==> flow/design.v <==
`timescale 1ns / 1ps
module Scrambler(
    input wire Clk,
    input wire Reset,
	 input wire En,
    input MAC_Data,
    output wire Scrambled_data
    );
	 reg [6:0] seed;              
	 wire Xored_seed = seed[3] ^ seed [6];
	 assign Scrambled_data = Xored_seed ^ MAC_Data;	
	 always@ (posedge Clk)begin
		if (Reset || ~En) begin
			seed <= 7'b1111111; 			 
		end
		else if (En)begin
			seed <= {seed[5:0] , Xored_seed};
		end
	 end
endmodule
`timescale 1ns / 1ps
module Scrambler_control(
    input wire Clk,
    input wire MAC_Data,
    input wire Reset,
	 input wire En,
    output reg Out
    );
	 wire Scrambled_data;
	 reg start_scramble ;
	 reg [6:0] Preamble_signal_length;
	 reg [11:0] FIFO;
	 Scrambler scrambler (
    .Clk(Clk), 
    .Reset(Reset), 
    .En(start_scramble), 
    .MAC_Data(FIFO[0]), 
    .Scrambled_data(Scrambled_data)
    );
	 always@(posedge Clk) begin
		 if (~En || Reset ) begin
			Out <= 1'b0;	 
			Preamble_signal_length <= 7'b0;
			start_scramble <= 1'b0;
			FIFO <= 12'b0; 
		 end
		 else if ( Preamble_signal_length < 7'd12 )begin
			Out <= 1'b1;
			FIFO[Preamble_signal_length] <= MAC_Data;
			Preamble_signal_length <= Preamble_signal_length + 1'b1;
		 end
		 else if ( Preamble_signal_length < 7'd36 ) begin
			Out <= FIFO[0];
			FIFO <= {MAC_Data,FIFO[11:1]};
			Preamble_signal_length <= Preamble_signal_length + 1'b1; 
		 end
		 else if ( Preamble_signal_length < 7'd84 ) begin
			start_scramble <= 1'b1;	 
			Out <= Scrambled_data;
			FIFO <={MAC_Data,FIFO[11:1]};
			Preamble_signal_length <= Preamble_signal_length + 1'b1; 
		 end 
		 else begin 
			Out <= 1'b0;
			FIFO <= 12'b0;	 
		 end
	 end
endmodule
`timescale 1ns / 1ps
module Encoder(
    input wire Data,
    input wire Clk,
    input wire Reset,
	 input wire EN,
    output wire Out
    );
	 parameter datalen = 48;
	 parameter indexsize = $clog2(2*datalen); 
	 parameter FIFOsize =100;
	 reg [FIFOsize:1] FIFO,NextFIFO;  
	 reg [6:1] shift;
	 reg [indexsize:1] in_index;
    always@ (Data , FIFO , shift , in_index)begin	
			NextFIFO = FIFO >> 1;
			if (in_index >= 1 && in_index <= FIFOsize)
				NextFIFO[in_index] = (Data ^ shift[1] ^ shift[2] ^ shift[4] ^ shift[5 ]);
			if (in_index+1 <= FIFOsize)
				NextFIFO[in_index+1] = (Data ^ shift[1] ^ shift[4] ^ shift[5] ^ shift[6]);
	 end
	 always@ (posedge Clk)begin
		if(Reset == 1'b1 || ~EN)begin
			shift <= 6'b0;  
			FIFO <= {FIFOsize{1'b0}};
			in_index <= {indexsize{1'b0}};
		end
		else begin
			FIFO <= NextFIFO;
			in_index <= in_index + 1'b1;
			shift <= {Data,shift[6:2]};
		end
	 end
	 assign Out = FIFO[1];
endmodule
`timescale 1ns / 1ps
module convencoder_control(
    input Clk,
    input Reset,
    input En,
	 input Data,
    output kout
    );
	 wire encoded_data;
	 reg start_endcode ;
	 reg [5:0] Signal_length;
	 reg [3:0] Preamble_detection;
	 reg [8:0] Data_lenght;
	 wire enable;
	 Encoder conv (
    .Data(Data), 
    .Clk(Clk), 
    .Reset(Reset), 
    .EN(start_endcode), 
    .Out(encoded_data));
	 always@ (posedge Clk)begin
		if (Reset || ~En)begin 
			start_endcode <= 1'b0;
			Preamble_detection <= 4'b0;
			Signal_length <= 6'b0;
		   Data_lenght <= 9'b0;
		end
		else if (Preamble_detection < 4'd12 && Preamble_detection != 12 )begin
			if (Data)begin
				Preamble_detection <= Preamble_detection + 1'b1;
			end
			else begin
				Preamble_detection <= 4'b0;
				end
		end
		else if (Signal_length < 5'd24) begin
			Signal_length <=  Signal_length + 1'b1;
		end	
		else if(Data_lenght < 96 ) begin
			start_endcode <=1;
			Data_lenght <= Data_lenght + 1'b1;
		end
		else
			start_endcode <=0;
	 end
	 assign enable = (Signal_length == 24)? 1'b1: 1'b0;
	 assign kout = (Reset || ~En)? 1'b0 :
						(Preamble_detection < 4'd12)?((Data)?1'b1:1'b0):
						(Signal_length < 5'd24)? Data:
						(Data_lenght < 96)?encoded_data:1'b0;
endmodule
`timescale 1ns / 1ps
module interleaver(
	 input wire Clk,
	 input wire Data,
	 input wire Reset,
	 input wire EN,
	 input wire [11:0] Size,
	 output wire Out
	 );
	 parameter Ncbps = 48;
	 parameter Nbpsc = 1;
	 parameter coding_rate = 1/2;
	 parameter OFDM_symbol = 1/2;
	 reg [96:1] in_data;			 
	 wire [2:0] sym_size;		 
	 wire [8:0] index;			 
	 reg [7:0] counter;			 
	 reg [6:0] index_out;		 
	 wire [1:0] s;					 
	 reg [6:0]temp_k;				 
	 reg [6:0]temp_x;				 
	 reg [6:0]temp_i;				 
	 integer j;
	 assign s = (Nbpsc/2 > 1)?Nbpsc/2:1;     
	 assign sym_size = (counter < 95)? 2'd0:   
							 (counter < 143)? 2'd1:
							 (counter < 191)? 2'd2:2'd3;
	 always@ (posedge Clk) begin
		if (~EN || Reset)begin															 
			in_data <= 96'b0;
			counter <= 8'b0;
			index_out <= 7'b0;
			temp_k <= 7'b0;
		end
		else if(counter < 192) begin			 
			if (counter < 96)												 
				in_data[counter+1] <= Data;													 
			if(counter >= 47)
				index_out <= index_out + 1'b1;  
			else
				temp_k <= temp_k + 1'b1;  													  
			counter <= counter + 1'b1;
		end	
		else
			counter <= 8'd200; 																 
	 end  
	 assign index = lut(index_out-48*sym_size) + 48*sym_size +1; 	 
	 assign Out = (counter < 40) ? 1'b0:												 
					  (counter < 143)? in_data[index] : 1'b0;
	 function [6:0] lut;
		input [6:0] a;
		reg [6:0] f_i;
		reg [6:0] f_x;
		begin
			f_i = (Ncbps>>4)*(a[3:0])+(a>>4);
			f_x = (s == 1)? 1'b0:(f_i+Ncbps-((86*Ncbps)/256));
			lut = (a < 48) ? s*(f_i>>(s-1))+f_x : 7'd0;
		end
	 endfunction
endmodule
`timescale 1ns / 1ps
module control_interleaver(
    input Clk,
    input Reset,
    input En,
	 input Data,
    output reg Out
    );
	 wire interleaved_data ;
	 reg start_Interleaver ;
	 reg [5:0] Signal_length;
	 reg [3:0] Preamble_detection;
	 reg [8:0] Data_lenght;
	 reg [8:0] counter;
	 wire enable;
	 reg [35:0] shiftreg; 
	 wire [11:0] size;
	 assign size = 96;
	 reg [5:0] out_index;
	interleaver interleaver (
    .Clk(Clk), 
    .Data(Data), 
    .Reset(Reset), 
    .EN(start_Interleaver), 
    .Size(size), 
    .Out(interleaved_data)
    );
	 always@ (posedge Clk)begin
		if (Reset || ~En)begin 
			start_Interleaver <= 1'b0;
			Preamble_detection <= 4'b0;
			Signal_length <= 6'b0;
		   Data_lenght <= 9'b0;
			counter <= 9'b0;
			shiftreg <= 36'b0;
			Out <= 1'b0;
			out_index <= 6'b0;
		end
		else if (Preamble_detection < 4'd12 )begin
			if (Data)begin
				Preamble_detection <= Preamble_detection + 1'b1;
				Out <= 1'b0;
				shiftreg[Preamble_detection] <= 1'b1;
			end
			else begin
				Preamble_detection <= 4'b0;
				Out <= 1'b0;
				shiftreg[Preamble_detection] <= 1'b0;
				end
		end
		else if (Signal_length < 5'd24) begin
			Signal_length <=  Signal_length + 1'b1;
			shiftreg[Preamble_detection + Signal_length] <= Data;
			if (Signal_length > 5'd1)begin
				Out <= shiftreg[out_index];
				out_index <= out_index + 1'b1;
			end
		end	
		else if (Data_lenght < 9'd96 && counter < 14)begin
			counter <= counter + 1'b1;
			start_Interleaver <=1;
			Out <= shiftreg[out_index];
			out_index <= out_index + 1'b1;
		end
		else if(Data_lenght < 9'd96 && counter < 192 ) begin
			Out <= interleaved_data ;
			start_Interleaver <=1;
			Data_lenght <= Data_lenght + 1'b1;
		end
		else
			Out <= 1'b0;
	 end
	 assign enable = (Signal_length == 24)? 1'b1: 1'b0;
endmodule
`timescale 1ns / 1ps
module deinterleaver(
	 input wire Clk,
	 input wire Data,
	 input wire Reset,
	 input wire EN,
	 input wire [11:0] Size,
	 output wire Out
	 );
	 parameter Ncbps = 48;
	 parameter Nbpsc = 1;
	 parameter x = 16/Ncbps;
	 reg [96:1] in_data;
	 wire [2:0] sym_size;
	 wire [8:0] index;
	 reg [7:0] counter;
	 reg [6:0] k;
	 reg [6:0] index_out;
	 wire [1:0] s;
	 reg [6:0]temp_k;
	 reg [6:0]temp_x;
	 reg [6:0]temp_i;
	 integer j;
	 assign s = (Nbpsc/2 > 1)?Nbpsc/2:1;     
	 assign sym_size = (counter < 95)? 2'd0:
							 (counter < 143)? 2'd1:
							 (counter < 191)? 2'd2:2'd3;
	 always@ (posedge Clk) begin
		if (~EN || Reset)begin
			in_data <= 96'b0;
			counter <= 8'b0;
			index_out <= 7'b0;
			temp_k <= 7'b0;
		end
		else if(counter < 192) begin
			if (counter < 96)												 
				in_data[counter+1] <= Data;
			if(counter >= 47)
				index_out <= index_out + 1'b1;
			else
				temp_k <= temp_k + 1'b1; 
			counter <= counter + 1'b1;
		end	
		else
			counter <= 8'd200;
	 end  
	 assign index = (counter < 160)? lut(index_out-48*sym_size) + 48*sym_size +1 : 1'b0; 
	 assign Out = (counter < 40) ? 1'b0:
					  (counter < 143)? in_data[index] : 1'b0;
	 function [6:0] lut;
		input [6:0] a;
		begin
			lut = (a < 48) ? 16*a - (Ncbps-1)*((a*86)/256) : 7'd0;
		end
	 endfunction
endmodule
`timescale 1ns / 1ps
module control_deinterleaver(
    input Clk,
    input Reset,
    input En,
	 input Data,
    output reg Out
    );
	 wire deinterleaved_data ;
	 reg start_Denterleaver ;
	 reg [5:0] Signal_length;
	 reg [3:0] Preamble_detection;
	 reg [8:0] Data_lenght;
	 reg [8:0] counter;
	 wire enable;
	 reg [35:0] shiftreg; 
	 wire [11:0] size;
	 assign size = 96;
	 reg [5:0] out_index;
	 deinterleaver deinterleaver (
    .Clk(Clk), 
    .Data(Data), 
    .Reset(Reset), 
    .EN(start_Denterleaver), 
    .Size(size), 
    .Out(deinterleaved_data)
    );
	 always@ (posedge Clk)begin
		if (Reset || ~En)begin 
			start_Denterleaver <= 1'b0;
			Preamble_detection <= 4'b0;
			Signal_length <= 6'b0;
		   Data_lenght <= 9'b0;
			counter <= 9'b0;
			shiftreg <= 36'b0;
			Out <= 1'b0;
			out_index <= 6'b0;
		end
		else if (Preamble_detection < 4'd12 )begin
			if (Data)begin
				Preamble_detection <= Preamble_detection + 1'b1;
				Out <= 1'b0;
				shiftreg[Preamble_detection] <= 1'b1;
			end
			else begin
				Preamble_detection <= 4'b0;
				Out <= 1'b0;
				shiftreg[Preamble_detection] <= 1'b0;
				end
		end
		else if (Signal_length < 5'd24) begin
			Signal_length <=  Signal_length + 1'b1;
			shiftreg[Preamble_detection + Signal_length] <= Data;
			end
		else if (Data_lenght < 9'd96 && counter < 48)begin
			counter <= counter + 1'b1;
			start_Denterleaver <=1;
			if (counter > 12)begin
				Out <= shiftreg[out_index];
				out_index <= out_index + 1'b1;
			end
		end
		else if(Data_lenght < 9'd96 && counter < 192 ) begin
			Out <= deinterleaved_data ;
			start_Denterleaver <=1;
			Data_lenght <= Data_lenght + 1'b1;
		end
		else
			Out <= 1'b0;
	 end
	 assign enable = (Signal_length == 24)? 1'b1: 1'b0;
endmodule
`timescale 1ns / 1ps
module Viterbidecoder(
    input wire Data,
    input wire Clk,
	 input wire EN,
    input wire Reset,
    output wire Out
    );
	 parameter in_size = 96;
	 parameter out_sise = 48;
	 reg flag_outputmod;									 
	 reg [47:0] outreg;     							 
	 reg [10:1] counter; 								 
	 reg [in_size-1:0] FIFO;							 
	 reg [6:1] CS,NS;        
	 reg [2:1] out0,out1,cost0,cost1;   			  
	 reg flag;												  
	 always@ (posedge Clk) begin
		if (Reset == 1'b1 || ~EN)	begin
			CS <= 6'b0;
			outreg <=48'b0;
			flag_outputmod <=0;
			counter <= 10'b0;
			FIFO <= {in_size{1'b0}};
			flag <=0;
		end
		else if ( counter < in_size && flag == 0 ) begin
			FIFO[counter] <= Data;
			if (counter == in_size -1)
				flag <=1;
			else	
				counter <= counter + 1'b1;
		end
		else if ( counter < 2*in_size && flag == 1)begin
					if (counter >= in_size && counter < in_size + 48)	 
						outreg[counter-in_size] <= CS[6];
					CS <= NS;
				   FIFO <= FIFO >> 2;
					counter <= counter + 1;
		end
		else if ( counter < (2*in_size+out_sise) && flag == 1) begin
			 flag_outputmod <=1;
			 outreg <= outreg>>1;
		end
	 end
	always@(*) begin
			out0[1] = 1'b0 ^ CS[1] ^ CS[2] ^ CS[4] ^ CS[5];
			out0[2] = 1'b0 ^ CS[1] ^ CS[4] ^ CS[5] ^ CS[6];
			cost0 = (FIFO[1]^out0[1]) + (FIFO[2]^out0[2]);
			out1[1] = 1'b1 ^ CS[1] ^ CS[2] ^ CS[4] ^ CS[5];
			out1[2] = 1'b1 ^ CS[1] ^ CS[4] ^ CS[5] ^ CS[6];
			cost1 = (FIFO[1]^out1[1]) + (FIFO[2]^out1[2]); 
			if(cost0 <= cost1)
				NS = {1'b0,CS[6:2]};
			else
				NS = {1'b1,CS[6:2]};
	end
	 assign Out = outreg[0];
endmodule
`timescale 1ns / 1ps
module viterbicontrol(
    input Clk,
    input Reset,
    input En,
	 input Data,
    output reg Out
    );
	 wire viterbied_data ;
	 reg start_Viterbi ;
	 reg [5:0] Signal_length;
	 reg [3:0] Preamble_detection;
	 reg [8:0] Data_lenght;
	 reg [8:0] counter;
	 wire enable;
	 reg [35:0] shiftreg; 
	 Viterbidecoder Viterbi (
    .Data(Data), 
    .Clk(Clk), 
    .EN(start_Viterbi), 
    .Reset(Reset), 
    .Out(viterbied_data)
    );
	 always@ (posedge Clk)begin
		if (Reset || ~En)begin 
			start_Viterbi <= 1'b0;
			Preamble_detection <= 4'b0;
			Signal_length <= 6'b0;
		   Data_lenght <= 9'b0;
			counter <= 9'b0;
			shiftreg <= 36'b0;
			Out <= 1'b0;
		end
		else if (Preamble_detection < 4'd12 )begin
			if (Data)begin
				Preamble_detection <= Preamble_detection + 1'b1;
				Out <= 1'b0;
				shiftreg[Preamble_detection] <= 1'b1;
			end
			else begin
				Preamble_detection <= 4'b0;
				Out <= 1'b0;
				shiftreg[Preamble_detection] <= 1'b0;
				end
		end
		else if (Signal_length < 5'd24) begin
			Signal_length <=  Signal_length + 1'b1;
			Out <= 1'b0;
			shiftreg[Preamble_detection + Signal_length] <= Data;
		end	
		else if (Data_lenght < 9'd96 && counter < 156)begin
			Out <= 1'b0;
			start_Viterbi <=1;
			Data_lenght <= Data_lenght + 1'b1;
			counter <= counter + 1'b1;
		end
		else if(counter < 156)
			counter <= counter + 1'b1;
		else if (Signal_length == 5'd24 && counter < 192) begin
			Out <= shiftreg[0];
			shiftreg <= shiftreg >> 1 ;
			counter <= counter + 1'b1;
			Data_lenght <= 9'b0;		
		end
		else if(Data_lenght < 9'd96 && counter == 192 ) begin
			Out <= viterbied_data ;
			start_Viterbi <=1;
			Data_lenght <= Data_lenght + 1'b1;
		end
		else
			Out <= 1'b0;
	 end
	 assign enable = (Signal_length == 24)? 1'b1: 1'b0;
endmodule
`timescale 1ns / 1ps
module Descrambler(
    input wire Clk,
    input wire Reset,
    input wire Scrambled_Data,
    input wire En,
    output wire Descrambled_Data
    );
	 reg [2:0] counter_intial_seed;
	 reg [6:0] seed;
	 assign Descrambled_Data = (counter_intial_seed > 7'd6)?Scrambled_Data^seed[6]^seed[3]:1'b0;
	 always@(posedge Clk)begin
		if( ~En || Reset )begin
			seed <= 7'b0;
			counter_intial_seed <= 3'b0;
		end
		else if ( En )begin 
			if (counter_intial_seed < 3'd7)begin
				seed <= {seed[5:0],Scrambled_Data};
				counter_intial_seed <= counter_intial_seed+1;
			end 
			else 
				seed <= { seed[5:0] , seed[6]^seed[3] };
		end
	 end
endmodule
`timescale 1ns / 1ps
module Descrambler_control(
    input Clk,
    input Reset,
    input En,
	 input Data,
    output reg Out
    );
	 wire Descrambled_data;
	 reg start_Descramble ;
	 reg [5:0] Signal_length;
	 reg [3:0] Preamble_detection;
	 reg [6:0] Data_lenght;
	Descrambler descrambler (
		 .Clk(Clk), 
		 .Reset(Reset), 
		 .Scrambled_Data(Data), 
		 .En(start_Descramble), 
		 .Descrambled_Data(Descrambled_data)
		 ); 
	 always@ (posedge Clk)begin
		if (Reset || ~En)begin 
			start_Descramble <= 1'b0;
			Preamble_detection <= 4'b0;
			Signal_length <= 6'b0;
		   Data_lenght <= 7'b0;
			Out <= 1'b0;
		end
		else if (Preamble_detection < 4'd12 )begin
			if (Data)begin
				Preamble_detection <= Preamble_detection + 1'b1;
				Out <= 1'b0;
			end
			else
				Preamble_detection <= 4'b0;
		end
		else if (Signal_length < 5'd24) begin
			Signal_length <=  Signal_length + 1'b1;
			Out <= Data;
		end	
		else if(Data_lenght < 6'd48 ) begin
			Out <= Descrambled_data;
			start_Descramble <=1;
			Data_lenght <= Data_lenght + 1'b1;
		end
		else
			Out <= 1'b0;
	 end
endmodule
`timescale 1ns / 1ps
module Topmodule(
    input wire Clk,
    input wire Data,
    input wire Reset,
    input wire En,
    output reg Out
    );
	 wire Out_scrambler;
	 wire Out_descrambler;
	 wire Out_convendcoder;
	 wire Out_viterbi;
	 wire Out_interleaver;
	 wire Out_deinterleaver;
	 reg [9:0] counter;
	 Scrambler_control Scrambler (
    .Clk(Clk), 
    .MAC_Data(Data), 
    .Reset(Reset), 
    .En(En), 
    .Out(Out_scrambler)
    );
	 convencoder_control convendcoder (
    .Clk(Clk), 
    .Reset(Reset), 
    .En(En), 
    .Data(Out_scrambler), 
    .kout(Out_convendcoder)
    );
	 control_interleaver interleaved (
    .Clk(Clk), 
    .Reset(Reset), 
    .En(En), 
    .Data(Out_convendcoder), 
    .Out(Out_interleaver)
    );
	 control_deinterleaver deinterleaved (
    .Clk(Clk), 
    .Reset(Reset), 
    .En(En), 
    .Data(Out_interleaver), 
    .Out(Out_deinterleaver) 
    );
	 viterbicontrol vit (
    .Data(Out_deinterleaver), 
    .Clk(Clk), 
    .En(En), 
    .Reset(Reset), 
    .Out(Out_viterbi)
    );
	 Descrambler_control Descrambler (
    .Clk(Clk),  
    .Reset(Reset), 
    .En(En), 
    .Data(Out_viterbi), 
    .Out(Out_descrambler)
    );
	always@ (posedge Clk)begin
		if(~En || Reset) begin
			Out <= 1'b0;
			counter <= 10'b0;
		end
		else 
			Out <= Out_descrambler;
	end
endmodule
* Step by step through the tools: Topmodule
Tool output for the design above, in the order of the flow.
Lines are those of the file above, counted from 1.
The mark -- stands for no value.
- Top module :: Topmodule
- Clock port :: Clk
- Library :: sky130hd
- Corner :: tt_025C_1v80

* Elaborated design
Source: Yosys, flattened and elaborated, memories not mapped. Widths are those after wreduce. Registers that Yosys merges into a memory's read port (data or address) are not register bits. Print and check cells do not count.
- Bits in registers :: 784
- Bits in latches :: 0
- RAM bits :: 0
- Memory bits (read-only) :: 0
- Clocked read ports x word width :: 0
- Memories kept :: 0
- Input port bits :: 4
- Output and inout bits :: 1
- Cells after elaboration :: 478
- Add/sub/neg operators :: 65
- $mul :: 5
- Div/mod/pow operators :: 0
- $lt $le $gt $ge :: 54
- Equal/unequal tests :: 13
- Shifts and indexed selects :: 30
- Muxes and demuxes :: 91
- Bitwise gates (word level) :: 96
- Reduce/logical cells :: 68
** Operator list (count)
- 2-to-1 mux 36 bit :: 12
- OR 36 bit :: 9
- AND 96 bit :: 3
- OR 96 bit :: 3
- inverter 96 bit :: 3
- variable shift 1 x 5 -> 36 bit (first input constant) :: 6
- AND 36 bit :: 6
- inverter 36 bit :: 6
- OR 100 bit :: 2
- inverter 100 bit :: 2
- 2-to-1 mux 100 bit :: 2
- variable shift 1 x 33 -> 96 bit :: 2
- variable shift 1 x 33 -> 96 bit (first input constant) :: 2
- variable part select 96 x 10 -> 1 bit :: 2
- 2-to-1 mux 96 bit :: 2
- 2-to-1 mux 48 bit :: 3
- variable shift 1 x 7 -> 36 bit :: 3
- variable shift 1 x 7 -> 36 bit (first input constant) :: 3
- variable shift 1 x 32 -> 100 bit :: 1
- variable shift 1 x 32 -> 100 bit (first input constant) :: 1
- variable shift 1 x 33 -> 100 bit :: 1
- variable shift 1 x 33 -> 100 bit (first input constant) :: 1
- AND 100 bit :: 1
- AND 99 x 100 -> 100 bit :: 1
- variable shift 1 x 11 -> 96 bit :: 1
- variable shift 1 x 11 -> 96 bit (first input constant) :: 1
- adder 9 x 1 -> 9 bit (second input constant) :: 9
- multiplier 7 x 6 -> 13 bit (second input constant) :: 1
Other operator kinds: 91; their cells: 333.

* Depth
Yosys ltp: most cells in a row. Word level: on the elaborated netlist, between registers, memories and ports. Mapped: between sequential cells and ports; inverters and the memories' decode and read muxes count.
- Depth after elaboration :: 19
- ABC_AREA :: 0
- Mapped depth :: 47
- Gate-level depth less buffers :: 46

* After synthesis
The flow's flattened synthesis, as Yosys stat reports it; memories are mapped. The netlist is that of the ABC_AREA named above (0 if unset); the other value can give another one.
The area totals of this step are shown rounded.
- Cells in the netlist :: 5866
- Chip area (Yosys) :: 46300 um^2
- Area of sequential cells :: 15700 um^2
- Flip-flop cells :: 783
- Buffer cells :: 431
** Cell types
- sky130_fd_sc_hd__dfxtp_1 :: count 783, area in all 1.57E+04 um^2
- sky130_fd_sc_hd__nand2_1 :: count 779, area in all 2.92E+03 um^2
- sky130_fd_sc_hd__a21oi_1 :: count 519, area in all 2.6E+03 um^2
- sky130_fd_sc_hd__mux2i_1 :: count 229, area in all 2.29E+03 um^2
- sky130_fd_sc_hd__nor2_1 :: count 535, area in all 2.01E+03 um^2
- sky130_fd_sc_hd__ha_1 :: count 160, area in all 2001.92 um^2
- sky130_fd_sc_hd__o21ai_0 :: count 400, area in all 2001.92 um^2
- sky130_fd_sc_hd__clkbuf_1 :: count 372, area in all 1.4E+03 um^2
- sky130_fd_sc_hd__nand3_1 :: count 248, area in all 1241.19 um^2
- sky130_fd_sc_hd__xnor2_1 :: count 110, area in all 963.424 um^2
- sky130_fd_sc_hd__mux4_2 :: count 38, area in all 855.821 um^2
- sky130_fd_sc_hd__xor2_1 :: count 90, area in all 788.256 um^2
- sky130_fd_sc_hd__a31oi_1 :: count 122, area in all 763.232 um^2
- sky130_fd_sc_hd__nor3_1 :: count 130, area in all 650.624 um^2
- sky130_fd_sc_hd__nand4_1 :: count 103, area in all 644.368 um^2
- sky130_fd_sc_hd__mux2_2 :: count 57, area in all 641.866 um^2
- sky130_fd_sc_hd__a211oi_1 :: count 84, area in all 630.605 um^2
- sky130_fd_sc_hd__or3_1 :: count 87, area in all 544.272 um^2
Not listed: further types 85, cells in them 1020.
By module: a second synthesis without flattening, with its own total; a netlist apart from the flattened one above.
- Cells (unflattened synthesis) :: 6110
- Area total of the unflattened synthesis :: 49500 um^2
Rows give one instance, submodules left out.
** By module
- Viterbidecoder :: instances 1, cells 1478, area 10600 um^2, sequential area 3200 um^2
- Encoder :: instances 1, cells 968, area 7820 um^2, sequential area 2260 um^2
- deinterleaver :: instances 1, cells 931, area 7690 um^2, sequential area 2220 um^2
- interleaver :: instances 1, cells 796, area 6750 um^2, sequential area 2220 um^2
- viterbicontrol :: instances 1, cells 555, area 4430 um^2, sequential area 1320 um^2
- control_interleaver :: instances 1, cells 475, area 4230 um^2, sequential area 1440 um^2
- control_deinterleaver :: instances 1, cells 477, area 4220 um^2, sequential area 1440 um^2
- Scrambler_control :: instances 1, cells 181, area 1430 um^2, sequential area 420 um^2
- convencoder_control :: instances 1, cells 104, area 910 um^2, sequential area 400 um^2
- Descrambler_control :: instances 1, cells 93, area 842 um^2, sequential area 380 um^2
- Descrambler :: instances 1, cells 33, area 377 um^2, sequential area 200 um^2
- Scrambler :: instances 1, cells 17, area 206 um^2, sequential area 140 um^2
- Topmodule :: instances 1, cells 2, area 28.8 um^2, sequential area 20.0 um^2

* Path before layout
Source: OpenSTA report_checks on the synthesized netlist (no wires, ideal clock, input and output delay 20% of the period each), path of least setup slack; recovery checks are left aside. Register names are those of the netlist, which keeps one name where synthesis merged equal registers.
- Kind :: register to register
- Start :: reg deinterleaved.deinterleaver.counter[0]
- End :: reg deinterleaved.Out
- Clock period :: 12.0 ns
- Setup time :: 0.116 ns
- Launch time at the first pin :: 0.000 ns
- Arrival time :: 9.663 ns
- Required time :: 11.884 ns
- Slack :: 2.220 ns
- Delay of the path :: 9.779 ns
- Driving pins on the path :: 45
- Path buffers :: 0
- Period reached after synthesis :: 9.78 ns
"delay of the path" = arrival - input delay + setup time.
"driving pins on the path": output pins that drive a net of the path, with the launching flip-flop's if there is one; two outputs of one cell count as two.
"period reached after synthesis" = period - worst setup slack (recovery checks aside). The figure is calculated, with input and output delays left at 20% of the set period.
The rows between start and end are the longest chain of elaborated cells between them; the timing report does not say that the signal goes this way. Where chains are equally long, one stands for them.
Each line given opens the expression or statement behind the cell; cells for indexed reads and writes are added by Yosys, which also makes memories of some case tables.
At most two assigning lines are given for a register; there are more.
- Cell sequence :: sky130_fd_sc_hd__dfxtp_1 > sky130_fd_sc_hd__ha_1 > sky130_fd_sc_hd__and3_1 > sky130_fd_sc_hd__nand3_1 > sky130_fd_sc_hd__and3_1 > sky130_fd_sc_hd__ha_1 > sky130_fd_sc_hd__inv_1 > sky130_fd_sc_hd__fa_1 > sky130_fd_sc_hd__xor3_2 > sky130_fd_sc_hd__ha_1 > sky130_fd_sc_hd__inv_1 > sky130_fd_sc_hd__fa_1 > sky130_fd_sc_hd__inv_1 > sky130_fd_sc_hd__fa_1 > sky130_fd_sc_hd__ha_1 > sky130_fd_sc_hd__or3_1 > sky130_fd_sc_hd__o221ai_1 > sky130_fd_sc_hd__nor2b_1 > [9 not listed] > sky130_fd_sc_hd__inv_1 > sky130_fd_sc_hd__fa_1 > sky130_fd_sc_hd__inv_1 > sky130_fd_sc_hd__fa_1 > sky130_fd_sc_hd__inv_1 > sky130_fd_sc_hd__ha_1 > sky130_fd_sc_hd__xor2_1 > sky130_fd_sc_hd__nor2_1 > sky130_fd_sc_hd__ha_1 > sky130_fd_sc_hd__nand2b_1 > sky130_fd_sc_hd__nor4_1 > sky130_fd_sc_hd__nand3b_1 > sky130_fd_sc_hd__and3_1 > sky130_fd_sc_hd__o21ai_1 > sky130_fd_sc_hd__xor2_1 > sky130_fd_sc_hd__nand3_1 > sky130_fd_sc_hd__a211o_1 > sky130_fd_sc_hd__a41o_1
- Cells in the longest elaborated chain :: 19
- Elaborated cells on any way between the ends :: 24
- Those cells by class :: 5 x add/sub; 3 x mul; 6 x compare; 1 x shift; 9 x mux
** Ends and longest elaborated chain, post-synthesis
- start: declaration :: line 304 : reg [7:0] counter;
- start: assignment :: line 319 : counter <= 8'b0;
- start: assignment :: line 330 : counter <= counter + 1'b1;
- < comparator 8 bit :: line 315 : (counter < 191)? 2'd2:2'd3;
- 2-to-1 mux 1 bit :: line 315
- 2-to-1 mux 2 bit :: line 314 : (counter < 143)? 2'd1:
- 2-to-1 mux 2 bit :: line 313 : assign sym_size = (counter < 95)? 2'd0:
- multiplier 2 x 2 -> 4 bit :: line 335 : assign index = (counter < 160)? lut(index_out-48*sym_size) + 48*sym_size +1 : 1'b0;
- subtractor 7 bit :: line 335
- multiplier 7 x 6 -> 13 bit :: line 341 : lut = (a < 48) ? 16*a - (Ncbps-1)*((a*86)/256) : 7'd0;
- [5 not listed]
- 2-to-1 mux 9 bit :: line 335
- subtractor 9 x 1 -> 10 bit
- variable part select 96 x 10 -> 1 bit :: line 337 : (counter < 143)? in_data[index] : 1'b0;
- 2-to-1 mux 1 bit :: line 337
- 2-to-1 mux 1 bit :: line 336 : assign Out = (counter < 40) ? 1'b0:
- 2-to-1 mux 1 bit :: line 407 : else if(Data_lenght < 9'd96 && counter < 192 ) begin
- 2-to-1 mux 1 bit :: line 399 : else if (Data_lenght < 9'd96 && counter < 48)begin
- end: assignment :: line 403 : Out <= shiftreg[out_index];
- end: assignment :: line 408 : Out <= deinterleaved_data ;
- end: declaration :: line 351 : output reg Out

* Worst path after layout
Path of least setup slack in the final report of job 1 (OpenROAD, finished layout, wires in). Where an end is a register, its clock arrival counts in the times.
- Kind :: register to register
- Start :: reg deinterleaved.deinterleaver.counter[0]
- End :: reg deinterleaved.Out
- Clock period :: 12.0 ns
- Setup time :: 0.10 ns
- Launch time at the first pin :: 0.67 ns
- Arrival time :: 11.55 ns
- Required time :: 12.57 ns
- Slack :: 1.01 ns
- Driving pins on the path :: 45
- Path buffers :: 0
The rows between start and end are the longest chain of elaborated cells between them; the timing report does not say that the signal goes this way. Where chains are equally long, one stands for them.
At most two assigning lines are given for a register; there are more.
- Cell sequence :: sky130_fd_sc_hd__dfxtp_1 > sky130_fd_sc_hd__ha_1 > sky130_fd_sc_hd__and3_1 > sky130_fd_sc_hd__nand3_1 > sky130_fd_sc_hd__and3_1 > sky130_fd_sc_hd__ha_1 > sky130_fd_sc_hd__inv_1 > sky130_fd_sc_hd__fa_1 > sky130_fd_sc_hd__xor3_2 > sky130_fd_sc_hd__ha_1 > sky130_fd_sc_hd__inv_1 > sky130_fd_sc_hd__fa_1 > sky130_fd_sc_hd__inv_1 > sky130_fd_sc_hd__fa_1 > sky130_fd_sc_hd__ha_1 > sky130_fd_sc_hd__or3_1 > sky130_fd_sc_hd__o221ai_1 > sky130_fd_sc_hd__nor2b_1 > [9 not listed] > sky130_fd_sc_hd__inv_1 > sky130_fd_sc_hd__fa_1 > sky130_fd_sc_hd__inv_1 > sky130_fd_sc_hd__fa_1 > sky130_fd_sc_hd__inv_1 > sky130_fd_sc_hd__ha_1 > sky130_fd_sc_hd__xor2_1 > sky130_fd_sc_hd__nor2_1 > sky130_fd_sc_hd__ha_1 > sky130_fd_sc_hd__nand2b_1 > sky130_fd_sc_hd__nor4_2 > sky130_fd_sc_hd__nand3b_1 > sky130_fd_sc_hd__and3_1 > sky130_fd_sc_hd__o21ai_1 > sky130_fd_sc_hd__xor2_1 > sky130_fd_sc_hd__nand3_1 > sky130_fd_sc_hd__a211o_1 > sky130_fd_sc_hd__a41o_1
- Cells in the longest elaborated chain :: 19
- Elaborated cells on any way between the ends :: 24
- Those cells by class :: 5 x add/sub; 3 x mul; 6 x compare; 1 x shift; 9 x mux
** Ends and longest elaborated chain, after layout
- start: declaration :: line 304 : reg [7:0] counter;
- start: assignment :: line 319 : counter <= 8'b0;
- start: assignment :: line 330 : counter <= counter + 1'b1;
- < comparator 8 bit :: line 315 : (counter < 191)? 2'd2:2'd3;
- 2-to-1 mux 1 bit :: line 315
- 2-to-1 mux 2 bit :: line 314 : (counter < 143)? 2'd1:
- 2-to-1 mux 2 bit :: line 313 : assign sym_size = (counter < 95)? 2'd0:
- multiplier 2 x 2 -> 4 bit :: line 335 : assign index = (counter < 160)? lut(index_out-48*sym_size) + 48*sym_size +1 : 1'b0;
- subtractor 7 bit :: line 335
- multiplier 7 x 6 -> 13 bit :: line 341 : lut = (a < 48) ? 16*a - (Ncbps-1)*((a*86)/256) : 7'd0;
- [5 not listed]
- 2-to-1 mux 9 bit :: line 335
- subtractor 9 x 1 -> 10 bit
- variable part select 96 x 10 -> 1 bit :: line 337 : (counter < 143)? in_data[index] : 1'b0;
- 2-to-1 mux 1 bit :: line 337
- 2-to-1 mux 1 bit :: line 336 : assign Out = (counter < 40) ? 1'b0:
- 2-to-1 mux 1 bit :: line 407 : else if(Data_lenght < 9'd96 && counter < 192 ) begin
- 2-to-1 mux 1 bit :: line 399 : else if (Data_lenght < 9'd96 && counter < 48)begin
- end: assignment :: line 403 : Out <= shiftreg[out_index];
- end: assignment :: line 408 : Out <= deinterleaved_data ;
- end: declaration :: line 351 : output reg Out

Wiki page: Topmodule / flow data

Flow measurements of Topmodule on sky130hd: 4 stored runs with different settings, listed in no order. Input and output delays are each 20% of the period that was set; the output load is 0.01 pF.
"critical setup path time" = time allowed to the worst setup path (clock period - input delay - output delay, where it has them) - its slack; a late launch clock adds to it, a late capture clock takes from it.
By "power consumption" is meant OpenSTA's value without simulated activity: inputs other than the clock are taken to toggle once in ten clock periods, and the tool carries that through the logic.
Values from the reports are rounded here.

** Job 1
- Settings :: CORE_UTILIZATION=40; period_ns=12.0; CAP_MARGIN=20; CORE_MARGIN=2; SLEW_MARGIN=20
- Post-route worst hold slack :: 0.406 ns
- Area inside the die boundary :: 119,000 um^2
- Power consumption :: 5,620 µW
- Final utilization :: 0.44
- Chip area in the Yosys report :: 46,300 um^2
- Setup slack of the worst path :: 1.01 ns
- Critical setup path time :: 10.99 ns
- Kind of the worst setup path :: register to register

** Job 2
- Settings :: ABC_AREA=1; CELL_PAD_IN_SITES_DETAIL_PLACEMENT=1; CELL_PAD_IN_SITES_GLOBAL_PLACEMENT=3; CORE_ASPECT_RATIO=1.38; CORE_MARGIN=6; CORE_UTILIZATION=59; CTS_CLUSTER_DIAMETER=272; GPL_ROUTABILITY_DRIVEN=0; PLACE_DENSITY_LB_ADDON=0.03; SETUP_SLACK_MARGIN=2.42; SLEW_MARGIN=30; period_ns=12.2; CAP_MARGIN=20
- Outcome :: no final report: placement broke off with FLW-0024

** Job 3
- Settings :: ABC_AREA=0; CELL_PAD_IN_SITES_DETAIL_PLACEMENT=2; CELL_PAD_IN_SITES_GLOBAL_PLACEMENT=1; CORE_ASPECT_RATIO=1.34; CORE_UTILIZATION=63; CTS_CLUSTER_DIAMETER=177; GPL_ROUTABILITY_DRIVEN=0; GPL_TIMING_DRIVEN=1; SLEW_MARGIN=0; period_ns=11.6; CAP_MARGIN=20; CORE_MARGIN=2
- Outcome :: no final report: placement broke off with DPL-0033

** Job 4
- Settings :: CAP_MARGIN=40; CELL_PAD_IN_SITES_GLOBAL_PLACEMENT=2; CORE_UTILIZATION=37; CTS_CLUSTER_DIAMETER=172; HOLD_SLACK_MARGIN=0.04; PLACE_DENSITY=0.36; SETUP_SLACK_MARGIN=-0.66; period_ns=8.33; CORE_MARGIN=2; SLEW_MARGIN=20
- Setup slack of the worst path :: -0.891 ns
- Post-route worst hold slack :: 0.402 ns
- Power consumption :: 8,100 µW
- Final utilization :: 0.419
- Area inside the die boundary :: 128,000 um^2
- Critical setup path time :: 9.22 ns
- Kind of the worst setup path :: register to register
- Chip area in the Yosys report :: 46,300 um^2
